==> flow/design.v <==
module ahb (
            hclk
           ,hresetn
           ,htrans
           ,haddr
           ,hwdata
           ,hready_in
           ,hsel
           ,hwrite
           ,hsize
           ,hresp
           ,hready_out
           ,hrdata
           ,frame_num    
           ,sample_in_frame
           ,com_2_ovl
           ,max_point_fft_core
           ,alpha
           ,quarter
           ,fft_num
           ,fft_stage_number
           ,mel_num
           ,cep_num
           ,trigger
           );
input hclk;                       
input hresetn;                    
input [1:0]htrans;
input [11:0]haddr;
input [31:0]hwdata;
input hready_in;
input hsel;
input hwrite;
input [2:0]hsize;
output [1:0]hresp;
output hready_out;
output [31:0]hrdata; 
output [31:0]frame_num;            
output [31:0]sample_in_frame;      
output [31:0]com_2_ovl;            
output [31:0]max_point_fft_core;   
output [31:0]alpha;                
output [31:0]quarter;              
output [31:0]fft_num;              
output [31:0]fft_stage_number;     
output [31:0]mel_num;              
output [31:0]cep_num;              
output trigger;                    
wire hclk;
wire hresetn;
wire [1:0]htrans;
wire [11:0]haddr;
wire [31:0]hwdata;
wire hready_in;
wire hsel;
wire hwrite;
wire [2:0]hsize;
wire [1:0]hresp;
wire hready_out;
reg [31:0]hrdata; 
reg [31:0]frame_num;
reg [31:0]sample_in_frame;
reg [31:0]com_2_ovl;
reg [31:0]max_point_fft_core;
reg [31:0]alpha;
reg [31:0]quarter;
reg [31:0]fft_num;
reg [31:0]fft_stage_number;
reg [31:0]mel_num;
reg [31:0]cep_num;
reg [31:0]trigger_reg;
wire trigger;
reg wr_frame_num_sel;          
reg wr_sample_in_frame_sel;
reg wr_com_2_ovl_sel;
reg wr_max_point_fft_core_sel;
reg wr_alpha_sel;
reg wr_quarter_sel;
reg wr_fft_num_sel;
reg wr_fft_stage_number_sel;
reg wr_mel_num_sel;
reg wr_cep_num_sel;
reg wr_trigger_sel;
wire rd_frame_num_sel;
wire rd_sample_in_frame_sel;
wire rd_com_2_ovl_sel;
wire rd_max_point_fft_core_sel;
wire rd_alpha_sel;
wire rd_quarter_sel;
wire rd_fft_num_sel;
wire rd_fft_stage_number_sel;
wire rd_mel_num_sel;
wire rd_cep_num_sel;
wire rd_trigger_sel;
wire [31:0]nxt_frame_num;
wire [31:0]nxt_sample_in_frame;
wire [31:0]nxt_com_2_ovl;
wire [31:0]nxt_max_point_fft_core;
wire [31:0]nxt_alpha;
wire [31:0]nxt_quarter;
wire [31:0]nxt_fft_num;
wire [31:0]nxt_fft_stage_number;
wire [31:0]nxt_mel_num;
wire [31:0]nxt_cep_num;
wire [31:0]nxt_trigger_reg;
reg [2:0]temp_hsize;
wire [10:0]rd_sel_reg;
reg [31:0]nxt_hrdata;
wire wr_en;
wire rd_en;
assign wr_en = htrans[1] & hready_in & hsel & hwrite;
assign rd_en = htrans[1] & hready_in & hsel & ~hwrite;
always @(posedge hclk or negedge hresetn) begin
  if (!hresetn) begin
    wr_frame_num_sel <= 1'b0; 
  end
  else begin
    if (wr_en && (haddr[11:0] == 12'h000)) begin      
      wr_frame_num_sel <= 1'b1;
    end
    else begin
      wr_frame_num_sel <= 1'b0;
    end        
  end        
end        
always @(posedge hclk or negedge hresetn) begin
  if (!hresetn) begin
    wr_sample_in_frame_sel <= 1'b0; 
  end
  else begin
    if (wr_en && (haddr[11:0] == 12'h001)) begin      
      wr_sample_in_frame_sel <= 1'b1;
    end
    else begin
      wr_sample_in_frame_sel <= 1'b0;
    end        
  end        
end        
always @(posedge hclk or negedge hresetn) begin
  if (!hresetn) begin
    wr_com_2_ovl_sel <= 1'b0; 
  end
  else begin
    if (wr_en && (haddr[11:0] == 12'h002)) begin      
      wr_com_2_ovl_sel <= 1'b1;
    end
    else begin
      wr_com_2_ovl_sel <= 1'b0;
    end        
  end        
end        
always @(posedge hclk or negedge hresetn) begin
  if (!hresetn) begin
    wr_max_point_fft_core_sel <= 1'b0; 
  end
  else begin
    if (wr_en && (haddr[11:0] == 12'h003)) begin      
      wr_max_point_fft_core_sel <= 1'b1;
    end
    else begin
      wr_max_point_fft_core_sel <= 1'b0;
    end        
  end        
end        
always @(posedge hclk or negedge hresetn) begin
  if (!hresetn) begin
    wr_alpha_sel <= 1'b0; 
  end
  else begin
    if (wr_en && (haddr[11:0] == 12'h004)) begin      
      wr_alpha_sel <= 1'b1;
    end
    else begin
      wr_alpha_sel <= 1'b0;
    end        
  end        
end        
always @(posedge hclk or negedge hresetn) begin
  if (!hresetn) begin
    wr_quarter_sel <= 1'b0; 
  end
  else begin
    if (wr_en && (haddr[11:0] == 12'h005)) begin      
      wr_quarter_sel <= 1'b1;
    end
    else begin
      wr_quarter_sel <= 1'b0;
    end        
  end        
end        
always @(posedge hclk or negedge hresetn) begin
  if (!hresetn) begin
    wr_fft_num_sel <= 1'b0; 
  end
  else begin
    if (wr_en && (haddr[11:0] == 12'h006)) begin      
      wr_fft_num_sel <= 1'b1;
    end
    else begin
      wr_fft_num_sel <= 1'b0;
    end        
  end        
end        
always @(posedge hclk or negedge hresetn) begin
  if (!hresetn) begin
    wr_fft_stage_number_sel <= 1'b0; 
  end
  else begin
    if (wr_en && (haddr[11:0] == 12'h007)) begin      
      wr_fft_stage_number_sel <= 1'b1;
    end
    else begin
      wr_fft_stage_number_sel <= 1'b0;
    end        
  end        
end        
always @(posedge hclk or negedge hresetn) begin
  if (!hresetn) begin
    wr_mel_num_sel <= 1'b0; 
  end
  else begin
    if (wr_en && (haddr[11:0] == 12'h008)) begin      
      wr_mel_num_sel <= 1'b1;
    end
    else begin
      wr_mel_num_sel <= 1'b0;
    end        
  end        
end        
always @(posedge hclk or negedge hresetn) begin
  if (!hresetn) begin
    wr_cep_num_sel <= 1'b0; 
  end
  else begin
    if (wr_en && (haddr[11:0] == 12'h009)) begin      
      wr_cep_num_sel <= 1'b1;
    end
    else begin
      wr_cep_num_sel <= 1'b0;
    end        
  end        
end        
always @(posedge hclk or negedge hresetn) begin
  if (!hresetn) begin
    wr_trigger_sel <= 1'b0; 
  end
  else begin
    if (wr_en && (haddr[11:0] == 12'h00a)) begin      
      wr_trigger_sel <= 1'b1;
    end
    else begin
      wr_trigger_sel <= 1'b0;
    end        
  end        
end        
assign rd_frame_num_sel =          (rd_en & (haddr[11:0] == 12'h000))? 1'b1:1'b0;
assign rd_sample_in_frame_sel =    (rd_en & (haddr[11:0] == 12'h001))? 1'b1:1'b0;
assign rd_com_2_ovl_sel =          (rd_en & (haddr[11:0] == 12'h002))? 1'b1:1'b0;
assign rd_max_point_fft_core_sel = (rd_en & (haddr[11:0] == 12'h003))? 1'b1:1'b0;
assign rd_alpha_sel =              (rd_en & (haddr[11:0] == 12'h004))? 1'b1:1'b0;
assign rd_quarter_sel =            (rd_en & (haddr[11:0] == 12'h005))? 1'b1:1'b0;
assign rd_fft_num_sel =            (rd_en & (haddr[11:0] == 12'h006))? 1'b1:1'b0;
assign rd_fft_stage_number_sel =   (rd_en & (haddr[11:0] == 12'h007))? 1'b1:1'b0;
assign rd_mel_num_sel =            (rd_en & (haddr[11:0] == 12'h008))? 1'b1:1'b0;
assign rd_cep_num_sel =            (rd_en & (haddr[11:0] == 12'h009))? 1'b1:1'b0;
assign rd_trigger_sel =            (rd_en & (haddr[11:0] == 12'h00a))? 1'b1:1'b0;
always @(posedge hclk or negedge hresetn) begin
  if (!hresetn) begin
    temp_hsize <= 3'b0; 
  end
  else begin
    temp_hsize <= hsize; 
  end
end        
assign nxt_frame_num =          (wr_frame_num_sel &          (temp_hsize == 2'h2))? hwdata[31:0]:frame_num;
assign nxt_sample_in_frame =    (wr_sample_in_frame_sel &    (temp_hsize == 2'h2))? hwdata[31:0]:sample_in_frame;
assign nxt_com_2_ovl =          (wr_com_2_ovl_sel &          (temp_hsize == 2'h2))? hwdata[31:0]:com_2_ovl;
assign nxt_max_point_fft_core = (wr_max_point_fft_core_sel & (temp_hsize == 2'h2))? hwdata[31:0]:max_point_fft_core;
assign nxt_alpha =              (wr_alpha_sel &              (temp_hsize == 2'h2))? hwdata[31:0]:alpha;
assign nxt_quarter =            (wr_quarter_sel &            (temp_hsize == 2'h2))? hwdata[31:0]:quarter;
assign nxt_fft_num =            (wr_fft_num_sel &            (temp_hsize == 2'h2))? hwdata[31:0]:fft_num;
assign nxt_fft_stage_number =   (wr_fft_stage_number_sel &   (temp_hsize == 2'h2))? hwdata[31:0]:fft_stage_number;
assign nxt_mel_num =            (wr_mel_num_sel &            (temp_hsize == 2'h2))? hwdata[31:0]:mel_num;
assign nxt_cep_num =            (wr_cep_num_sel &            (temp_hsize == 2'h2))? hwdata[31:0]:cep_num;
assign nxt_trigger_reg =        (wr_trigger_sel &            (temp_hsize == 2'h2))? {31'b0,hwdata[0]}:trigger_reg;
always @(posedge hclk or negedge hresetn) begin
  if (!hresetn) begin
    frame_num <= 32'b0; 
  end
  else begin
    frame_num <= nxt_frame_num;
  end        
end        
always @(posedge hclk or negedge hresetn) begin
  if (!hresetn) begin
    sample_in_frame <= 32'b0; 
  end
  else begin
    sample_in_frame <= nxt_sample_in_frame;
  end        
end        
always @(posedge hclk or negedge hresetn) begin
  if (!hresetn) begin
    com_2_ovl <= 32'b0; 
  end
  else begin
    com_2_ovl <= nxt_com_2_ovl;
  end        
end        
always @(posedge hclk or negedge hresetn) begin
  if (!hresetn) begin
    max_point_fft_core <= 32'b0; 
  end
  else begin
    max_point_fft_core <= nxt_max_point_fft_core;
  end        
end        
always @(posedge hclk or negedge hresetn) begin
  if (!hresetn) begin
    alpha <= 32'b0; 
  end
  else begin
    alpha <= nxt_alpha;
  end        
end        
always @(posedge hclk or negedge hresetn) begin
  if (!hresetn) begin
    quarter <= 32'b0; 
  end
  else begin
    quarter <= nxt_quarter;
  end        
end        
always @(posedge hclk or negedge hresetn) begin
  if (!hresetn) begin
    fft_num <= 32'b0; 
  end
  else begin
    fft_num <= nxt_fft_num;
  end        
end        
always @(posedge hclk or negedge hresetn) begin
  if (!hresetn) begin
    fft_stage_number <= 32'b0; 
  end
  else begin
    fft_stage_number <= nxt_fft_stage_number;
  end        
end        
always @(posedge hclk or negedge hresetn) begin
  if (!hresetn) begin
    mel_num <= 32'b0; 
  end
  else begin
    mel_num <= nxt_mel_num;
  end        
end        
always @(posedge hclk or negedge hresetn) begin
  if (!hresetn) begin
    cep_num <= 32'b0; 
  end
  else begin
    cep_num <= nxt_cep_num;
  end        
end        
always @(posedge hclk or negedge hresetn) begin
  if (!hresetn) begin
    trigger_reg <= 32'b0; 
  end
  else begin
    trigger_reg <= nxt_trigger_reg;
  end        
end        
assign trigger = trigger_reg[0];
assign rd_sel_reg = {rd_trigger_sel,rd_cep_num_sel,rd_mel_num_sel,rd_fft_stage_number_sel,rd_fft_num_sel,rd_quarter_sel,rd_alpha_sel,rd_max_point_fft_core_sel,rd_com_2_ovl_sel,rd_sample_in_frame_sel,rd_frame_num_sel}; 
always @(rd_sel_reg or nxt_frame_num or nxt_sample_in_frame or nxt_com_2_ovl or nxt_max_point_fft_core or nxt_alpha or nxt_quarter or nxt_fft_num or nxt_fft_stage_number or nxt_mel_num or nxt_cep_num or nxt_trigger_reg) begin
  case (rd_sel_reg)
    11'b000_0000_0001: nxt_hrdata = nxt_frame_num;
    11'b000_0000_0010: nxt_hrdata = nxt_sample_in_frame;
    11'b000_0000_0100: nxt_hrdata = nxt_com_2_ovl;
    11'b000_0000_1000: nxt_hrdata = nxt_max_point_fft_core;
    11'b000_0001_0000: nxt_hrdata = nxt_alpha;
    11'b000_0010_0000: nxt_hrdata = nxt_quarter;
    11'b000_0100_0000: nxt_hrdata = nxt_fft_num;
    11'b000_1000_0000: nxt_hrdata = nxt_fft_stage_number;
    11'b001_0000_0000: nxt_hrdata = nxt_mel_num;
    11'b010_0000_0000: nxt_hrdata = nxt_cep_num;
    11'b100_0000_0000: nxt_hrdata = {31'b0, nxt_trigger_reg[0]};
    default:           nxt_hrdata = 32'b0;
  endcase        
end        
always @(posedge hclk or negedge hresetn) begin
  if (!hresetn) begin
    hrdata <= 32'b0; 
  end
  else begin
    hrdata <= nxt_hrdata;
  end        
end        
assign hresp = 2'b0;
assign hready_out = 1'b1;
endmodule
; Reports on ahb
; Tool output for the design above, in the order of the flow.
; Lines are those of the file above, counted from 1.
; Cell names lack the library's common part.
; A cell with -- has no value.
[inputs]
top_module = ahb
clock_port = hclk
cell_library = sky130hd
corner = tt_025C_1v80

; Word-level counts
; Yosys after proc, flatten, opt, wreduce and memory -nomap, before mapping. Enables and synchronous resets that opt folds into registers are not counted as muxes. Memory bits, and registers merged into a memory's read port (data or address), are not among the register bits. Print and check cells are not counted. Equal cells are merged and count once.
[word_totals]
regBits = 367
out_inout_bits = 356
[classes]
eq_ne = 22
mux = 34
bitwise = 27
reduce_logical = 12
[op_table]
columns = op, count
row1 = parallel mux 32 bit (select 11 bit), 1
row2 = two-way mux 32 bit, 10
row3 = == test 12 x 3 -> 1 bit with constant B, 4
row4 = == test 12 x 4 -> 1 bit with constant B, 3
row5 = AND 1 bit, 26
row6 = == test 12 x 2 -> 1 bit with constant B, 2
row7 = two-way mux 1 bit, 23
row8 = == test 12 x 1 -> 1 bit with constant B, 1
row9 = logical NOT 12 bit, 1
row10 = logical AND 1 bit, 11
row11 = == test 11 x 1 -> 1 bit with constant B, 1
row12 = == test 11 x 10 -> 1 bit with constant B, 1
row13 = == test 11 bit with constant B, 1
row14 = == test 11 x 2 -> 1 bit with constant B, 1
row15 = == test 11 x 3 -> 1 bit with constant B, 1
row16 = == test 11 x 4 -> 1 bit with constant B, 1
row17 = == test 11 x 5 -> 1 bit with constant B, 1
row18 = == test 11 x 6 -> 1 bit with constant B, 1
row19 = == test 11 x 7 -> 1 bit with constant B, 1
row20 = == test 11 x 8 -> 1 bit with constant B, 1
row21 = == test 11 x 9 -> 1 bit with constant B, 1
row22 = == test 3 x 2 -> 1 bit with constant B, 1
row23 = inverter 1 bit, 1

; Logic depth
; Longest topological path by Yosys (ltp), each cell counted once; first at word level (registers and memories cut), then after technology mapping (sequential cells cut; the memories' decode and read muxes count).
[logic_depth]
word_depth = 7
ABC_AREA = 0
mapped_depth = 9
depth_no_buf = 5

; After synthesis
; Yosys stat after the flow's synthesis: flattened, memories mapped to cells. It holds for the ABC_AREA given above (unset counts as 0); a run with the other value may have another netlist.
; The area totals of this step are shown rounded.
[by_type]
columns = cell, count, area_total_um2
row1 = dfrtp_1, 367, 9.18E+03
row2 = mux2_2, 274, 3.09E+03
row3 = a22o_1, 83, 726.947
row4 = a2111o_1, 56, 630.605
row5 = and2_1, 51, 319.056
row6 = mux2i_1, 26, 260.25
row7 = mux2_4, 17, 255.245
row8 = buf_2, 32, 160.154
row9 = clkbuf_1, 41, 153.898
row10 = buf_6, 11, 123.869
row11 = and4_1, 12, 105.101
row12 = inv_1, 26, 97.594
row13 = and4bb_1, 7, 87.584
row14 = o22ai_1, 13, 81.328
row15 = and4bb_2, 4, 50.048
row16 = nand4_1, 8, 50.048
row17 = nor4bb_1, 5, 50.048
row18 = nor2_1, 13, 48.797
; Other cell types: 18; their cells: 54.
[mapped]
stdcells = 1100
yosys_area_mm2 = 0.01586
flip_flops = 367
buffers = 93

; Path before layout
; Source: OpenSTA report_checks on the synthesized netlist (no wires, ideal clock, input and output delay 20% of the period each), path of least setup slack; recovery checks are left aside. Register names are those of the netlist, which keeps one name where synthesis merged equal registers.
[synth_path]
kind = input-to-reg
start = input hsel
end = register hrdata[19]
tclk_ps = 10000
input_delay_ps = 2000
setup_time_ps = 129
t_first_pin_ps = 2000
t_arrival_ps = 3799
required_ps = 9871
setup_slack_ps = 6073
delay_ps = 1928
stages = 8
synth_period_reached_ps = 3927
; "delay_ps" = arrival - input delay + setup time.
; "stages": output pins that drive a net of the path, with the launching flip-flop's if there is one; two outputs of one cell count as two.
; "synth_period_reached_ps" is the clock period less the worst setup slack; recovery checks do not enter. This is arithmetic on one report: input and output delays are still those of the set period (20% each).
; Between the ends stands the longest chain of elaborated cells between them, by number of cells; it is not shown to be the way that was timed. Of several equally long chains one is given.
; Each line given opens the expression or statement behind the cell; cells for indexed reads and writes are added by Yosys, which also makes memories of some case tables.
[synth_between]
cell_sequence = and4b_1 > clkbuf_1 > and4_1 > clkbuf_1 > buf_2 > a22o_1 > a2111o_1 > a2111o_1
elab_chain_len = 6
cone_cells = 36
classes_between = 11 x eq/ne; 12 x mux; 13 x logic
[synth_lines]
columns = item, line_no
row1 = "start, declared", 32  ; input hsel;
row2 = AND 1 bit x2, 112  ; assign rd_en = htrans[1] & hready_in & hsel & ~hwrite;
row3 = AND 1 bit, 256  ; assign rd_frame_num_sel =          (rd_en & (haddr[11:0] == 12'h000))? 1'b1:1'b0;
row4 = two-way mux 1 bit, 256
row5 = == test 11 bit, 377  ; case (rd_sel_reg)
row6 = parallel mux 32 bit (select 11 bit), 377
row7 = "end, assigned", 394  ; hrdata <= 32'b0;
row8 = "end, assigned", 397  ; hrdata <= nxt_hrdata;
row9 = "end, declared", 37  ; output [31:0]hrdata;

; Worst path after layout
; From the final timing report of entry A: the path of least setup slack in the routed layout; clock arrival at registers is part of the times.
; The path's times are printed in steps of 10 ps; the period is the one set.
[layout_path]
kind = input-to-reg
start = input haddr[3]
end = register hrdata[26]
tclk_ps = 10000
input_delay_ps = 2000
setup_time_ps = 120
t_first_pin_ps = 2000
t_arrival_ps = 4800
required_ps = 10420
setup_slack_ps = 5620
stages = 7
; Between the ends stands the longest chain of elaborated cells between them, by number of cells; it is not shown to be the way that was timed. Of several equally long chains one is given.
[layout_between]
cell_sequence = clkdlybuf4s50_1 > nor4bb_1 > and4_2 > buf_4 > a22o_1 > a2111o_1 > a2111o_1
elab_chain_len = 5
cone_cells = 45
classes_between = 21 x eq/ne; 12 x mux; 11 x logic; 1 x reduce/logical
[layout_lines]
columns = item, line_no
row1 = "start, declared", 29  ; input [11:0]haddr;
row2 = logical NOT 12 bit, 256  ; assign rd_frame_num_sel =          (rd_en & (haddr[11:0] == 12'h000))? 1'b1:1'b0;
row3 = AND 1 bit, 256
row4 = two-way mux 1 bit, 256
row5 = == test 11 bit, 377  ; case (rd_sel_reg)
row6 = parallel mux 32 bit (select 11 bit), 377
row7 = "end, assigned", 394  ; hrdata <= 32'b0;
row8 = "end, assigned", 397  ; hrdata <= nxt_hrdata;
row9 = "end, declared", 37  ; output [31:0]hrdata;

Add stored flow runs of ahb

Stored flow runs of ahb (5 of them; Yosys, OpenROAD, sky130hd). They differ in their settings and are not a sequence. Constraints: input delay and output delay 20% of the set period each, output load 0.01 pF.
"period_reached_ps" = clock period - worst setup slack. The figure is calculated, with input and output delays left at 20% of the set period.
"worstPathTime_ps" is the time allowed to the run's worst setup path (the clock period less input and output delay, where it has them) less its slack. Clock arrival times count: a late capture clock shortens it, a late launch clock lengthens it.
"worstPathTime_ps" is known to 10 ps.
Measured values are rounded.

# entry A
==> flow/run.sh <==
#!/bin/bash
# the make line also repeats the synthesis and layout settings of config.mk as NAME=value (left out here)
make -C /OpenROAD-flow-scripts/flow DESIGN_CONFIG=/design/flow/config.mk WORK_HOME=/design/flow/orfs CLKGATE_MAP_FILE= finish
==> flow/config.mk <==
export PLATFORM = sky130hd
export DESIGN_NAME = ahb
export DESIGN_NICKNAME = ahb
export VERILOG_FILES = /design/flow/design.v
export SDC_FILE = /design/flow/constraint.sdc
export NUM_CORES = 4
export LEC_CHECK = 0
export CAP_MARGIN = 20
export CORE_MARGIN = 2
export CORE_UTILIZATION = 40
export SLEW_MARGIN = 20
==> flow/constraint.sdc <==
create_clock -name core_clock -period 10.0 [get_ports {hclk}]
set_input_delay 2.0000 -clock core_clock [delete_from_list [all_inputs] [get_ports {hclk}]]
set_output_delay 2.0000 -clock core_clock [all_outputs]
set_load 0.01 [all_outputs]

==> entry A: results <==
ys_area_mm2=0.01586
die_mm2=0.04127
cell_area_final_mm2=0.02158
ws_setup_ps=5625
setup_tns_ps=0
period_reached_ps=4375
worstPathTime_ps=2380
critical_path_kind="input-to-reg"

# entry B
==> flow/run.sh <==
#!/bin/bash
# the make line also repeats the synthesis and layout settings of config.mk as NAME=value (left out here)
make -C /OpenROAD-flow-scripts/flow DESIGN_CONFIG=/design/flow/config.mk WORK_HOME=/design/flow/orfs CLKGATE_MAP_FILE= finish
==> flow/config.mk <==
export PLATFORM = sky130hd
export DESIGN_NAME = ahb
export DESIGN_NICKNAME = ahb
export VERILOG_FILES = /design/flow/design.v
export SDC_FILE = /design/flow/constraint.sdc
export NUM_CORES = 4
export LEC_CHECK = 0
export CAP_MARGIN = 20
export CORE_ASPECT_RATIO = 1.99
export CORE_MARGIN = 2
export CORE_UTILIZATION = 40
export MIN_ROUTING_LAYER = met2
export PLACE_DENSITY_LB_ADDON = 0.2
export SLEW_MARGIN = 20
==> flow/constraint.sdc <==
create_clock -name core_clock -period 10.0 [get_ports {hclk}]
set_input_delay 2.0000 -clock core_clock [delete_from_list [all_inputs] [get_ports {hclk}]]
set_output_delay 2.0000 -clock core_clock [all_outputs]
set_load 0.01 [all_outputs]

==> entry B: results <==
ys_area_mm2=0.01586
die_mm2=0.04136
cell_area_final_mm2=0.02134
ws_setup_ps=5520
setup_tns_ps=0
period_reached_ps=4480
worstPathTime_ps=2480
critical_path_kind="input-to-reg"

# entry C
==> flow/run.sh <==
#!/bin/bash
# the make line also repeats the synthesis and layout settings of config.mk as NAME=value (left out here)
make -C /OpenROAD-flow-scripts/flow DESIGN_CONFIG=/design/flow/config.mk WORK_HOME=/design/flow/orfs CLKGATE_MAP_FILE= finish
==> flow/config.mk <==
export PLATFORM = sky130hd
export DESIGN_NAME = ahb
export DESIGN_NICKNAME = ahb
export VERILOG_FILES = /design/flow/design.v
export SDC_FILE = /design/flow/constraint.sdc
export NUM_CORES = 4
export LEC_CHECK = 0
export ABC_AREA = 1
export CAP_MARGIN = 20
export CELL_PAD_IN_SITES_DETAIL_PLACEMENT = 0
export CELL_PAD_IN_SITES_GLOBAL_PLACEMENT = 3
export CORE_ASPECT_RATIO = 1.69
export CORE_MARGIN = 2
export CORE_UTILIZATION = 71
export CTS_CLUSTER_DIAMETER = 37
export CTS_CLUSTER_SIZE = 51
export GPL_TIMING_DRIVEN = 1
export HOLD_SLACK_MARGIN = 0.25
export MIN_ROUTING_LAYER = met2
export PLACE_DENSITY_LB_ADDON = 0.17
export SETUP_SLACK_MARGIN = 0.68
export SLEW_MARGIN = 40
==> flow/constraint.sdc <==
create_clock -name core_clock -period 3.26 [get_ports {hclk}]
set_input_delay 0.6520 -clock core_clock [delete_from_list [all_inputs] [get_ports {hclk}]]
set_output_delay 0.6520 -clock core_clock [all_outputs]
set_load 0.01 [all_outputs]

==> entry C: results <==
outcome="no final report: placement broke off with FLW-0024"

# entry D
==> flow/run.sh <==
#!/bin/bash
# the make line also repeats the synthesis and layout settings of config.mk as NAME=value (left out here)
make -C /OpenROAD-flow-scripts/flow DESIGN_CONFIG=/design/flow/config.mk WORK_HOME=/design/flow/orfs CLKGATE_MAP_FILE= finish
==> flow/config.mk <==
export PLATFORM = sky130hd
export DESIGN_NAME = ahb
export DESIGN_NICKNAME = ahb
export VERILOG_FILES = /design/flow/design.v
export SDC_FILE = /design/flow/constraint.sdc
export NUM_CORES = 4
export LEC_CHECK = 0
export ABC_AREA = 1
export CAP_MARGIN = 25
export CELL_PAD_IN_SITES_DETAIL_PLACEMENT = 1
export CELL_PAD_IN_SITES_GLOBAL_PLACEMENT = 3
export CORE_ASPECT_RATIO = 1.56
export CORE_MARGIN = 2
export CORE_UTILIZATION = 27
export CTS_CLUSTER_SIZE = 87
export GPL_TIMING_DRIVEN = 1
export MAX_ROUTING_LAYER = met4
export PLACE_DENSITY_LB_ADDON = 0.1
export SETUP_SLACK_MARGIN = -0.31
export SLEW_MARGIN = 30
export TNS_END_PERCENT = 25
==> flow/constraint.sdc <==
create_clock -name core_clock -period 3.94 [get_ports {hclk}]
set_input_delay 0.7880 -clock core_clock [delete_from_list [all_inputs] [get_ports {hclk}]]
set_output_delay 0.7880 -clock core_clock [all_outputs]
set_load 0.01 [all_outputs]

==> entry D: results <==
ys_area_mm2=0.01636
die_mm2=0.06264
cell_area_final_mm2=0.02285
ws_setup_ps=1209
setup_tns_ps=0
period_reached_ps=2731
worstPathTime_ps=1940
critical_path_kind="input-to-reg"

# entry E
==> flow/run.sh <==
#!/bin/bash
# the make line also repeats the synthesis and layout settings of config.mk as NAME=value (left out here)
make -C /OpenROAD-flow-scripts/flow DESIGN_CONFIG=/design/flow/config.mk WORK_HOME=/design/flow/orfs CLKGATE_MAP_FILE= finish
==> flow/config.mk <==
export PLATFORM = sky130hd
export DESIGN_NAME = ahb
export DESIGN_NICKNAME = ahb
export VERILOG_FILES = /design/flow/design.v
export SDC_FILE = /design/flow/constraint.sdc
export NUM_CORES = 4
export LEC_CHECK = 0
export CAP_MARGIN = 20
export CELL_PAD_IN_SITES_GLOBAL_PLACEMENT = 3
export CORE_ASPECT_RATIO = 1.69
export CORE_MARGIN = 2
export CORE_UTILIZATION = 71
export GPL_TIMING_DRIVEN = 0
export HOLD_SLACK_MARGIN = 0.25
export MIN_ROUTING_LAYER = met2
export PLACE_DENSITY_LB_ADDON = 0.2
export SLEW_MARGIN = 30
==> flow/constraint.sdc <==
create_clock -name core_clock -period 10.0 [get_ports {hclk}]
set_input_delay 2.0000 -clock core_clock [delete_from_list [all_inputs] [get_ports {hclk}]]
set_output_delay 2.0000 -clock core_clock [all_outputs]
set_load 0.01 [all_outputs]

==> entry E: results <==
outcome="no final report: placement broke off with FLW-0024"
